==> flow/design.v <==
`timescale 1ns / 1ps
module Simple_Dual_BRAM #(
    parameter BRAM_DATA_WIDTH = 96,
    parameter BRAM_DEPTH = 256,
    parameter BRAM_ADDR_WIDTH = $clog2(BRAM_DEPTH)
)
(
    input clk,
    input we_a,
    input en_a,
    input [BRAM_ADDR_WIDTH - 1 : 0] addr_a,
    input [BRAM_DATA_WIDTH - 1 : 0] din_a,
    input en_b,
    input [BRAM_ADDR_WIDTH - 1 : 0] addr_b,
    output [BRAM_DATA_WIDTH - 1 : 0] dout_b
);
reg [BRAM_DATA_WIDTH - 1 : 0] dout_b_r;
assign dout_b = dout_b_r;
(* RAM_STYLE = "BLOCK" *) reg [BRAM_DATA_WIDTH - 1 : 0] ram [BRAM_DEPTH - 1 : 0];
always @(posedge clk) begin
    if (en_a)
        if (we_a)
            ram[addr_a] <= din_a;
    if (en_b)
        dout_b_r <= ram[addr_b];
end
endmodule
`timescale 1ns/1ps
module ddr_axi_read #(
    parameter DATA_WIDTH = 64,
    parameter ADDR_WIDTH = 29,
    parameter BURST_LEN_WIDTH = 8,
    parameter NUM_BURST_WIDTH = 8
)
(
    input ACLK,
    input ARESETN,
    input rd_start,
    input [BURST_LEN_WIDTH - 1 : 0] rd_burst_len, 
    input [ADDR_WIDTH - 1 : 0] rd_start_addr,
    input [NUM_BURST_WIDTH - 1 : 0] rd_num_burst,  
    output rd_ready,  
    output [DATA_WIDTH - 1 : 0] rd_fifo_data,
    output rd_fifo_we,
    output rd_done,  
    output [3 : 0] m_axi_arid,
    output [ADDR_WIDTH - 1 : 0] m_axi_araddr,
    output [BURST_LEN_WIDTH - 1 : 0] m_axi_arlen,
    output [2 : 0] m_axi_arsize,
    output [1 : 0] m_axi_arburst,
    output [0 : 0] m_axi_arlock,
    output [3 : 0] m_axi_arcache,
    output [2 : 0] m_axi_arprot,
    output [3 : 0] m_axi_arqos,
    output m_axi_arvalid,
    input m_axi_arready,
    output m_axi_rready,
    input m_axi_rlast,
    input m_axi_rvalid,
    input [1 : 0] m_axi_rresp,
    input [3 : 0] m_axi_rid,
    input [DATA_WIDTH - 1 : 0] m_axi_rdata
);
    localparam S_RD_IDLE = 3'd0;
    localparam S_RA_START = 3'd1;
    localparam S_RA_WAIT = 3'd2;
    localparam S_RD_PROC = 3'd3;
    localparam S_RD_DONE = 3'd4;
    reg [2 : 0] rd_state;
    reg [2 : 0] rd_state_d1;
    always @(posedge ACLK) begin
        rd_state_d1 <= rd_state;
    end
    reg [ADDR_WIDTH - 1 : 0] m_axi_araddr_reg;
    reg [BURST_LEN_WIDTH - 1 : 0] m_axi_arlen_reg;
    reg m_axi_arvalid_reg;
    assign m_axi_arid = 4'b1111;
    assign m_axi_arsize = 3'b011;  
    assign m_axi_arburst = 2'b01;  
    assign m_axi_arlock = 1'b0;  
    assign m_axi_arcache = 4'b0011;  
    assign m_axi_arprot = 3'b000;  
    assign m_axi_arqos = 4'b0000;  
    assign m_axi_rready = 1'b1;
    reg [NUM_BURST_WIDTH - 1 : 0] num_burst_counter;  
    reg [NUM_BURST_WIDTH - 1 : 0] num_burst_rd_counter;  
    always @(posedge ACLK or negedge ARESETN) begin
        if (~ARESETN) begin
            num_burst_counter <= 0;
        end else if (rd_state == S_RD_IDLE & rd_start) begin
            num_burst_counter <= rd_num_burst - 1;
        end else if (rd_state == S_RA_WAIT & (m_axi_arvalid & m_axi_arready)) begin
            num_burst_counter <= num_burst_counter - 1;
        end
    end
    always @(posedge ACLK or negedge ARESETN) begin
        if (~ARESETN) begin
            num_burst_rd_counter <= 0;
        end else if (rd_state == S_RD_IDLE & rd_start) begin
            num_burst_rd_counter <= rd_num_burst;
        end else if (rd_state != S_RD_IDLE & (m_axi_rlast & m_axi_rvalid & m_axi_rready)) begin
            num_burst_rd_counter <= num_burst_rd_counter - 1;
        end
    end
    always @(posedge ACLK or negedge ARESETN) begin
        if (!ARESETN) begin
            rd_state <= S_RD_IDLE;
            m_axi_araddr_reg <= 0;
            m_axi_arlen_reg <= 0;
            m_axi_arvalid_reg <= 0;
        end else begin
            case (rd_state)
                S_RD_IDLE: begin
                    if (rd_start) begin
                        rd_state <= S_RA_START;
                        m_axi_araddr_reg <= rd_start_addr;
                        m_axi_arlen_reg <= rd_burst_len - 1;
                    end
                end
                S_RA_START: begin
                    rd_state <= S_RA_WAIT;
                    m_axi_arvalid_reg <= 1;
                end
                S_RA_WAIT: begin
                    if (m_axi_arvalid & m_axi_arready) begin
                        if (num_burst_counter == 0) begin
                            rd_state <= S_RD_PROC;
                            m_axi_arvalid_reg <= 0;
                        end else if (num_burst_counter > 0) begin
                            rd_state <= S_RA_START;
                            m_axi_arvalid_reg <= 0;
                            m_axi_araddr_reg <= m_axi_araddr_reg + ((m_axi_arlen_reg + 1) << m_axi_arsize);
                        end
                    end
                end
                S_RD_PROC: begin
                    if (num_burst_rd_counter == 0) begin
                        rd_state <= S_RD_DONE;
                    end
                end
                S_RD_DONE: begin
                    rd_state <= S_RD_IDLE;
                end
            endcase
        end
    end
    assign rd_ready = (rd_state == S_RD_IDLE);
    assign m_axi_arvalid = m_axi_arvalid_reg;
    assign m_axi_araddr = m_axi_araddr_reg;
    assign m_axi_arlen = m_axi_arlen_reg;
    assign rd_done = (rd_state == S_RD_DONE);
    assign rd_fifo_we = m_axi_rvalid & m_axi_rready;
    assign rd_fifo_data = m_axi_rdata;
endmodule
`timescale 1ns / 1ps
module pp_buffer_wrapper #(
    parameter BRAM0_DEPTH = 32,
    parameter BRAM0_DW = 64,
    parameter BRAM1_DEPTH = 32,
    parameter BRAM1_DW = 64,
    parameter BURST_LEN_WIDTH = 8,
    parameter NUM_BURST_WIDTH = 8,
    parameter DDR_ADDR_WIDTH = 29,
    parameter DDR_DW = 64,
    parameter BRAM0_ADDR_WIDTH = $clog2(BRAM0_DEPTH),
    parameter BRAM1_ADDR_WIDTH = $clog2(BRAM1_DEPTH)
)
(
    input clk,
    input rst_n,
    input rd_start,
    input [BURST_LEN_WIDTH - 1 : 0] rd_burst_len,
    input [NUM_BURST_WIDTH - 1 : 0] rd_num_burst,
    input [DDR_ADDR_WIDTH - 1 : 0] rd_start_addr,    
    output rd_ready,
    output rd_done,
    input [BRAM0_ADDR_WIDTH - 1 : 0] rd_start_bram_addr,
    input bram0_r_en,
    input bram1_r_en,
    output [BRAM0_DW - 1 : 0] bram0_rdata,
    output [BRAM1_DW - 1 : 0] bram1_rdata,
    input [BRAM0_ADDR_WIDTH - 1 : 0] bram0_r_addr,
    input [BRAM1_ADDR_WIDTH - 1 : 0] bram1_r_addr,
    output [3: 0] m_axi_arid,
    output [DDR_ADDR_WIDTH - 1 : 0] m_axi_araddr,
    output [BURST_LEN_WIDTH - 1 : 0] m_axi_arlen,
    output [2 : 0] m_axi_arsize,
    output [1 : 0] m_axi_arburst,
    output         m_axi_arlock,
    output [3 : 0] m_axi_arcache,
    output [2 : 0] m_axi_arprot,
    output [3 : 0] m_axi_arqos,
    output         m_axi_arvalid,
    input          m_axi_arready,
    output m_axi_rready,
    input m_axi_rlast,
    input m_axi_rvalid,
    input [1 : 0] m_axi_rresp,
    input [3 : 0] m_axi_rid,
    input [DDR_DW - 1 : 0] m_axi_rdata
);
reg [1 : 0] d2b_active_bram;  
reg [BRAM0_ADDR_WIDTH - 1 : 0] d2b_bram_addr;
wire [BRAM0_ADDR_WIDTH - 1 : 0] bram0_w_addr;
wire [BRAM1_ADDR_WIDTH - 1 : 0] bram1_w_addr;
wire [BRAM0_DW - 1 : 0] bram0_wdata;
wire [BRAM1_DW - 1 : 0] bram1_wdata;
wire [BRAM0_DW - 1 : 0] rd_fifo_data;
wire rd_fifo_we;
wire bram0_w_en, bram1_w_en;
wire bram0_we, bram1_we;
always @(posedge clk or negedge rst_n) begin
    if (~rst_n) begin
        d2b_active_bram <= 2'b01;  
    end else if (rd_done) begin
        d2b_active_bram <= ~d2b_active_bram;  
    end
end
always @(posedge clk or negedge rst_n) begin
    if (~rst_n) begin
        d2b_bram_addr <= 0;
    end else if (rd_start & rd_ready) begin
        d2b_bram_addr <= rd_start_bram_addr;
    end else if (rd_fifo_we) begin
        d2b_bram_addr <= d2b_bram_addr + 1;
    end
end
assign bram0_w_en = 1;
assign bram1_w_en = 1;
assign bram0_wdata = (d2b_active_bram[0])? rd_fifo_data : 0;
assign bram1_wdata = (d2b_active_bram[1])? rd_fifo_data : 0;
assign bram0_we = (d2b_active_bram[0])? rd_fifo_we : 0;
assign bram1_we = (d2b_active_bram[1])? rd_fifo_we : 0;
assign bram0_w_addr = (d2b_active_bram[0])? d2b_bram_addr : 0;
assign bram1_w_addr = (d2b_active_bram[1])? d2b_bram_addr : 0;
ddr_axi_read #(
    .DATA_WIDTH(DDR_DW), 
    .ADDR_WIDTH(DDR_ADDR_WIDTH), 
    .BURST_LEN_WIDTH(BURST_LEN_WIDTH), 
    .NUM_BURST_WIDTH(NUM_BURST_WIDTH) 
)
inst_ddr_axi_read
(
    .ACLK(clk), 
    .ARESETN(rst_n), 
    .rd_start(rd_start), 
    .rd_burst_len(rd_burst_len), 
    .rd_start_addr(rd_start_addr), 
    .rd_num_burst(rd_num_burst), 
    .rd_ready(rd_ready), 
    .rd_fifo_data(rd_fifo_data), 
    .rd_fifo_we(rd_fifo_we), 
    .rd_done(rd_done), 
    .m_axi_arid(m_axi_arid), 
    .m_axi_araddr(m_axi_araddr), 
    .m_axi_arlen(m_axi_arlen), 
    .m_axi_arsize(m_axi_arsize), 
    .m_axi_arburst(m_axi_arburst), 
    .m_axi_arlock(m_axi_arlock), 
    .m_axi_arcache(m_axi_arcache), 
    .m_axi_arprot(m_axi_arprot), 
    .m_axi_arqos(m_axi_arqos), 
    .m_axi_arvalid(m_axi_arvalid), 
    .m_axi_arready(m_axi_arready), 
    .m_axi_rready(m_axi_rready), 
    .m_axi_rlast(m_axi_rlast), 
    .m_axi_rvalid(m_axi_rvalid), 
    .m_axi_rresp(m_axi_rresp), 
    .m_axi_rid(m_axi_rid), 
    .m_axi_rdata(m_axi_rdata) 
);
Simple_Dual_BRAM #(
    .BRAM_DATA_WIDTH(BRAM0_DW),
    .BRAM_DEPTH(BRAM0_DEPTH),
    .BRAM_ADDR_WIDTH(BRAM0_ADDR_WIDTH)
)
inst0_Simple_Dual_BRAM
(
    .clk(clk),
    .we_a(bram0_we),
    .en_a(bram0_w_en),
    .addr_a(bram0_w_addr),
    .din_a(bram0_wdata),
    .en_b(bram0_r_en),
    .addr_b(bram0_r_addr),
    .dout_b(bram0_rdata)
);
Simple_Dual_BRAM #(
    .BRAM_DATA_WIDTH(BRAM1_DW),
    .BRAM_DEPTH(BRAM1_DEPTH),
    .BRAM_ADDR_WIDTH(BRAM1_ADDR_WIDTH)
)
inst1_Simple_Dual_BRAM
(
    .clk(clk),
    .we_a(bram1_we),
    .en_a(bram1_w_en),
    .addr_a(bram1_w_addr),
    .din_a(bram1_wdata),
    .en_b(bram1_r_en),
    .addr_b(bram1_r_addr),
    .dout_b(bram1_rdata)
);
endmodule
--- tool output ---
**Tool chain data of pp_buffer_wrapper**

Module pp_buffer_wrapper before and after one edit of its RTL, step after step.
Lines under "unedited" count in the file above, lines under "edited" in the edited file.
"difference" is "edited" less "unedited", of the values as shown.
Operators carry their Yosys type and port widths (W data, S select, Z words).
Cell names lack the library's common part.
A cell with - has no value.

- Top: pp_buffer_wrapper
- Clock: clk
- Library: sky130hd
- Corner: tt_025C_1v80

**Diff**

The edit as a unified diff against the file above.
The edit is scripted: it alters the design's behaviour and was not made to optimise anything.

```diff
@@ -115,5 +115,5 @@
                         rd_state <= S_RA_START;
                         m_axi_araddr_reg <= rd_start_addr;
-                        m_axi_arlen_reg <= rd_burst_len - 1;
+                        m_axi_arlen_reg <= rd_burst_len + 1;
                     end
                 end
```

**Elaborated design**

Source: Yosys, flattened and elaborated, memories not mapped. Widths are those after wreduce. Registers that Yosys merges into a memory's read port (data or address) are not register bits. Print and check cells do not count. Equal cells are merged and count once.
Memory sizes are those after Yosys's memory passes, which may raise the word count (mostly to a power of two), join words into wider ones and drop unused or constant bits.

Bit counts:

| element | unedited | edited | difference |
|---|---|---|---|
| register bits after elaboration | 64 | 64 | 0 |
| memory bits (writable) | 4096 | 4096 | 0 |
| input port bits | 138 | 138 | 0 |
| memory cells | 2 | 2 | 0 |
| word width x clocked read ports | 128 | 128 | 0 |
| output and inout bits | 190 | 190 | 0 |

Operators by class:

| element | unedited | edited | difference |
|---|---|---|---|
| reductions and logical operators | 14 | 14 | 0 |
| add/subtract/negate cells | 7 | 7 | 0 |
| $lt $le $gt $ge | 1 | 1 | 0 |
| eq/ne operators | 10 | 10 | 0 |
| multiplexer cells | 33 | 33 | 0 |
| bitwise gates (word level) | 6 | 6 | 0 |

Memory list:

| element | unedited | edited |
|---|---|---|
| shape (words x width / read and write ports) | inst0_Simple_Dual_BRAM.ram 32x64 r1 w1; inst1_Simple_Dual_BRAM.ram 32x64 r1 w1 | inst0_Simple_Dual_BRAM.ram 32x64 r1 w1; inst1_Simple_Dual_BRAM.ram 32x64 r1 w1 |

Operator list:

| operator | unedited | edited | difference |
|---|---|---|---|
| $sub A8 B1 Y8 const B | 4 | 3 | -1 |
| $add A8 B1 Y8 const B | 0 | 1 | +1 |
| $mux W1 | 7 | 7 | 0 |
| $mux W5 | 6 | 6 | 0 |
| $and A1 B1 Y1 | 5 | 5 | 0 |
| $mux W3 | 5 | 5 | 0 |
| $reduce_bool A2 Y1 | 5 | 5 | 0 |
| $mux W29 | 4 | 4 | 0 |
| $mux W64 | 4 | 4 | 0 |
| $mux W8 | 4 | 4 | 0 |
| $ne A2 B2 Y1 const B | 4 | 4 | 0 |
| $eq A3 B2 Y1 const B | 2 | 2 | 0 |
| $logic_not A8 Y1 | 2 | 2 | 0 |
| $reduce_and A5 Y1 | 2 | 2 | 0 |
| $add A29 B29 Y29 | 1 | 1 | 0 |
| $add A5 B1 Y5 const B | 1 | 1 | 0 |
| $add A8 B1 Y9 const B | 1 | 1 | 0 |
| $eq A3 B1 Y1 const B | 1 | 1 | 0 |
| $eq A3 B3 Y1 const B | 1 | 1 | 0 |
| $gt A8 B1 Y1 const B | 1 | 1 | 0 |
| $logic_not A3 Y1 | 1 | 1 | 0 |
| $ne A2 B1 Y1 const B | 1 | 1 | 0 |
| $ne A3 B3 Y1 const B | 1 | 1 | 0 |
| $not A2 Y2 | 1 | 1 | 0 |
| $pmux W1 S2 | 1 | 1 | 0 |
| $pmux W29 S2 | 1 | 1 | 0 |
| $pmux W3 S5 | 1 | 1 | 0 |
| $reduce_and A2 Y1 | 1 | 1 | 0 |

The list need not be complete.

**Longest topological paths**

Depth = most cells in a row (Yosys ltp): at word level without a register or memory, in the mapped netlist without a sequential cell, where the memories' decode and read muxes count.

Logic depth:

| element | unedited | edited | difference |
|---|---|---|---|
| depth in word-level cells | 6 | 6 | 0 |
| ABC_AREA | 0 | 0 | - |
| mapped depth | 12 | 14 | +2 |
| gate-level depth less buffers | 11 | 12 | +1 |

**After synthesis**

Yosys stat after the flow's synthesis: flattened, memories mapped to cells. It holds for the ABC_AREA given above (unset counts as 0); a run with the other value may have another netlist.

Mapped netlist:

| element | unedited | edited | difference |
|---|---|---|---|
| buffers | 406 | 405 | -1 |
| mapped flip-flops | 4288 | 4288 | 0 |
| mapped area (µm²) | 164288.8 | 164541.6 | +252.8 |
| sequential area (µm²) | 128444.4 | 128444.4 | 0.0 |
| cells in the netlist | 7116 | 7112 | -4 |

Cell types:

| cell | unedited | edited | difference |
|---|---|---|---|
| buf_4 | 23 | 93 | +70 |
| clkbuf_1 | 193 | 148 | -45 |
| buf_2 | 125 | 107 | -18 |
| nand2_1 | 83 | 67 | -16 |
| a21oi_1 | 27 | 42 | +15 |
| buf_1 | 64 | 54 | -10 |
| o311ai_0 | 10 | 0 | -10 |
| nor3_1 | 24 | 15 | -9 |
| o211ai_1 | 10 | 2 | -8 |
| nor2_1 | 100 | 107 | +7 |
| nand4_1 | 15 | 10 | -5 |
| nand3_1 | 28 | 32 | +4 |
| o22ai_1 | 3 | 7 | +4 |
| xnor2_1 | 13 | 16 | +3 |
| or3_1 | 5 | 8 | +3 |
| nand2b_1 | 4 | 1 | -3 |
| a211oi_1 | 3 | 6 | +3 |
| a21boi_1 | 3 | 0 | -3 |

The list need not be complete.
By module: a second synthesis without flattening, with its own total; a netlist apart from the flattened one above.

Unflattened totals:

| element | unedited | edited | difference |
|---|---|---|---|
| cells (unflattened synthesis) | 6956 | 6951 | -5 |
| area (unflattened synthesis) (µm²) | 164874.4 | 164873.1 | -1.3 |

Each row is one instance without its submodules.

By module, unedited:

| module | sequential area (µm²) | cells | area (µm²) | times used |
|---|---|---|---|---|
| Simple_Dual_BRAM | 63420.8 | 3111 | 79587.6 | 2 |
| ddr_axi_read | 1426.4 | 547 | 4434.3 | 1 |
| pp_buffer_wrapper | 176.4 | 187 | 1265.0 | 1 |

By module, edited:

| module | sequential area (µm²) | cells | area (µm²) | times used |
|---|---|---|---|---|
| Simple_Dual_BRAM | 63420.8 | 3111 | 79587.6 | 2 |
| ddr_axi_read | 1426.4 | 542 | 4433.0 | 1 |
| pp_buffer_wrapper | 176.4 | 187 | 1265.0 | 1 |

**Path before layout**

Source: OpenSTA report_checks on the synthesized netlist (no wires, ideal clock, input and output delay 20% of the period each), path of least setup slack; recovery checks are left aside. Register names are those of the netlist, which keeps one name where synthesis merged equal registers.

Timing after synthesis:

| element | unedited | edited | difference |
|---|---|---|---|
| path type | in2reg | in2reg | - |
| from | input m_axi_rvalid | input m_axi_rvalid | - |
| to | memory inst0_Simple_Dual_BRAM.ram[15][0] | memory inst0_Simple_Dual_BRAM.ram[15][0] | - |
| stages | 3 | 3 | 0 |
| external input delay (ns) | 0.800 | 0.800 | 0.000 |
| slack (ns) | -0.624 | -0.624 | 0.000 |
| data required time (ns) | 3.513 | 3.513 | 0.000 |
| library setup time (ns) | 0.487 | 0.487 | 0.000 |
| period (ns) | 4.0 | 4.0 | 0.0 |
| delay of the path (ns) | 3.824 | 3.824 | 0.000 |
| path buffers | 1 | 1 | 0 |
| data arrival time (ns) | 4.137 | 4.137 | 0.000 |
| period reached after synthesis (ns) | 4.624 | 4.624 | 0.000 |

"delay of the path" = arrival - input delay + setup time.
"stages" counts driving pins, that of a launching flip-flop among them; a cell with two outputs on the path counts twice.
"period reached after synthesis" is the clock period less the worst setup slack; recovery checks do not enter. This is arithmetic on one report: input and output delays are still those of the set period (20% each).
Between the ends stands the longest chain of elaborated cells between them, by number of cells; it is not shown to be the way that was timed. Of several equally long chains one is given.
A line is the first line of the expression or statement that the cell stems from. Yosys adds cells for indexed reads and writes and turns some case tables into memories.
unedited: Only ways into the end's enable, where the timed path ends, are counted here.

On the way, after synthesis, unedited:
- Cells stage by stage: buf_1 -> nand4_1 -> nor2_1
- Cells in the longest elaborated chain: 2
- Elaborated cells between the ends (all ways): 3

Ends and longest elaborated chain, after synthesis, unedited:

| element | line | source |
|---|---|---|
| start, declared | 197 | `input m_axi_rvalid,` |
| $mux W1 | 232 | `assign bram0_we = (d2b_active_bram[0])? rd_fifo_we : 0;` |
| $mux W5 | 22 | `if (we_a)` |
| end, declared | 19 | `(* RAM_STYLE = "BLOCK" *) reg [BRAM_DATA_WIDTH - 1 : 0] ram [BRAM_DEPTH - 1 : 0];` |

edited: Only ways into the end's enable, where the timed path ends, are counted here.

On the way, after synthesis, edited:
- Cells stage by stage: clkbuf_1 -> nand4_1 -> nor2_1
- Cells in the longest elaborated chain: 2
- Elaborated cells between the ends (all ways): 3

Ends and longest elaborated chain, after synthesis, edited:

| element | line | source |
|---|---|---|
| start, declared | 197 | `input m_axi_rvalid,` |
| $mux W1 | 232 | `assign bram0_we = (d2b_active_bram[0])? rd_fifo_we : 0;` |
| $mux W5 | 22 | `if (we_a)` |
| end, declared | 19 | `(* RAM_STYLE = "BLOCK" *) reg [BRAM_DATA_WIDTH - 1 : 0] ram [BRAM_DEPTH - 1 : 0];` |

**Path in the finished layout**

From the final timing report of each run of pair 1: the path of least setup slack in the routed layout; clock arrival at registers is part of the times.

Timing post-layout:

| element | unedited | edited | difference |
|---|---|---|---|
| path type | reg2out | reg2out | - |
| from | register inst_ddr_axi_read.rd_state[1] | register inst_ddr_axi_read.rd_state[2] | - |
| to | output rd_done | output rd_done | - |
| path buffers | 1 | 1 | 0 |
| slack (ns) | 0.58 | 0.46 | -0.12 |
| output delay (ns) | 0.80 | 0.80 | 0.00 |
| data arrival time (ns) | 2.62 | 2.74 | +0.12 |
| stages | 4 | 4 | 0 |
| data required time (ns) | 3.20 | 3.20 | 0.00 |
| period (ns) | 4.0 | 4.0 | 0.0 |

Between the ends stands the longest chain of elaborated cells between them, by number of cells; it is not shown to be the way that was timed. Of several equally long chains one is given.
At most two assigning lines are given for a register; there are more.

On the way, post-layout, unedited:
- Cells stage by stage: dfrtp_1 -> inv_1 -> and3_1 -> clkdlybuf4s50_1
- Cells in the longest elaborated chain: 1
- Elaborated cells between the ends (all ways): 1

Ends and longest elaborated chain, post-layout, unedited:

| element | line | source |
|---|---|---|
| start, declared | 69 | `reg [2 : 0] rd_state;` |
| start, assigned | 107 | `rd_state <= S_RD_IDLE;` |
| start, assigned | 115 | `rd_state <= S_RA_START;` |
| $eq A3 B3 Y1 | 151 | `assign rd_done = (rd_state == S_RD_DONE);` |
| end, declared | 176 | `output rd_done,` |

On the way, post-layout, edited:
- Cells stage by stage: dfrtp_1 -> inv_1 -> nor3_2 -> clkdlybuf4s50_1
- Cells in the longest elaborated chain: 1
- Elaborated cells between the ends (all ways): 1

Ends and longest elaborated chain, post-layout, edited:

| element | line | source |
|---|---|---|
| start, declared | 69 | `reg [2 : 0] rd_state;` |
| start, assigned | 107 | `rd_state <= S_RD_IDLE;` |
| start, assigned | 115 | `rd_state <= S_RA_START;` |
| $eq A3 B3 Y1 | 151 | `assign rd_done = (rd_state == S_RD_DONE);` |
| end, declared | 176 | `output rd_done,` |

**Measured runs**

Runs of the flow (Yosys, OpenROAD) on both versions; the two runs of a pair have the same settings. The constraints put input and output delay at 20% of the set period each and load the outputs with 0.01 pF.

Flow settings, pair 1:
- CORE_UTILIZATION: 40
- PLACE_DENSITY: 0.6
- period_ns: 4.0
- CAP_MARGIN: 20
- CORE_MARGIN: 2
- SLEW_MARGIN: 20

Final reports, pair 1:

| element | unedited | edited | difference |
|---|---|---|---|
| worst setup slack after layout (ns) | 0.578 | 0.458 | -0.120 |
| area of the synthesized netlist (µm²) | 164288.8 | 164541.6 | +252.8 |
| total power after layout (uW) | 109179 | 106674 | -2505 |
| total negative slack (ns) | 0.000 | 0.000 | 0.000 |
| die area (µm²) | 415864.0 | 416502.0 | +638.0 |
| worst hold slack (ns) | 0.311 | 0.371 | +0.060 |
| utilization in the final report (%) | 47.1 | 47.0 | -0.1 |

Flow settings, pair 2:
- ABC_AREA: 1
- CAP_MARGIN: 0
- CORE_ASPECT_RATIO: 0.51
- CORE_UTILIZATION: 63
- MAX_ROUTING_LAYER: met4
- PLACE_DENSITY_LB_ADDON: 0.27
- period_ns: 5.87
- CORE_MARGIN: 2
- SLEW_MARGIN: 20

Final reports, pair 2:

| element | unedited | edited | difference |
|---|---|---|---|
| worst setup slack after layout (ns) | 2.027 | 2.093 | +0.066 |
| area of the synthesized netlist (µm²) | 169827.9 | 169580.1 | -247.8 |
| total power after layout (uW) | 60030 | 60437 | +407 |
| total negative slack (ns) | 0.000 | 0.000 | 0.000 |
| die area (µm²) | 273974.0 | 273578.0 | -396.0 |
| utilization in the final report (%) | 70.3 | 70.7 | +0.4 |

"total power after layout" rests on the timing tool's default activity at the inputs, not on a simulated workload.
--- end ---
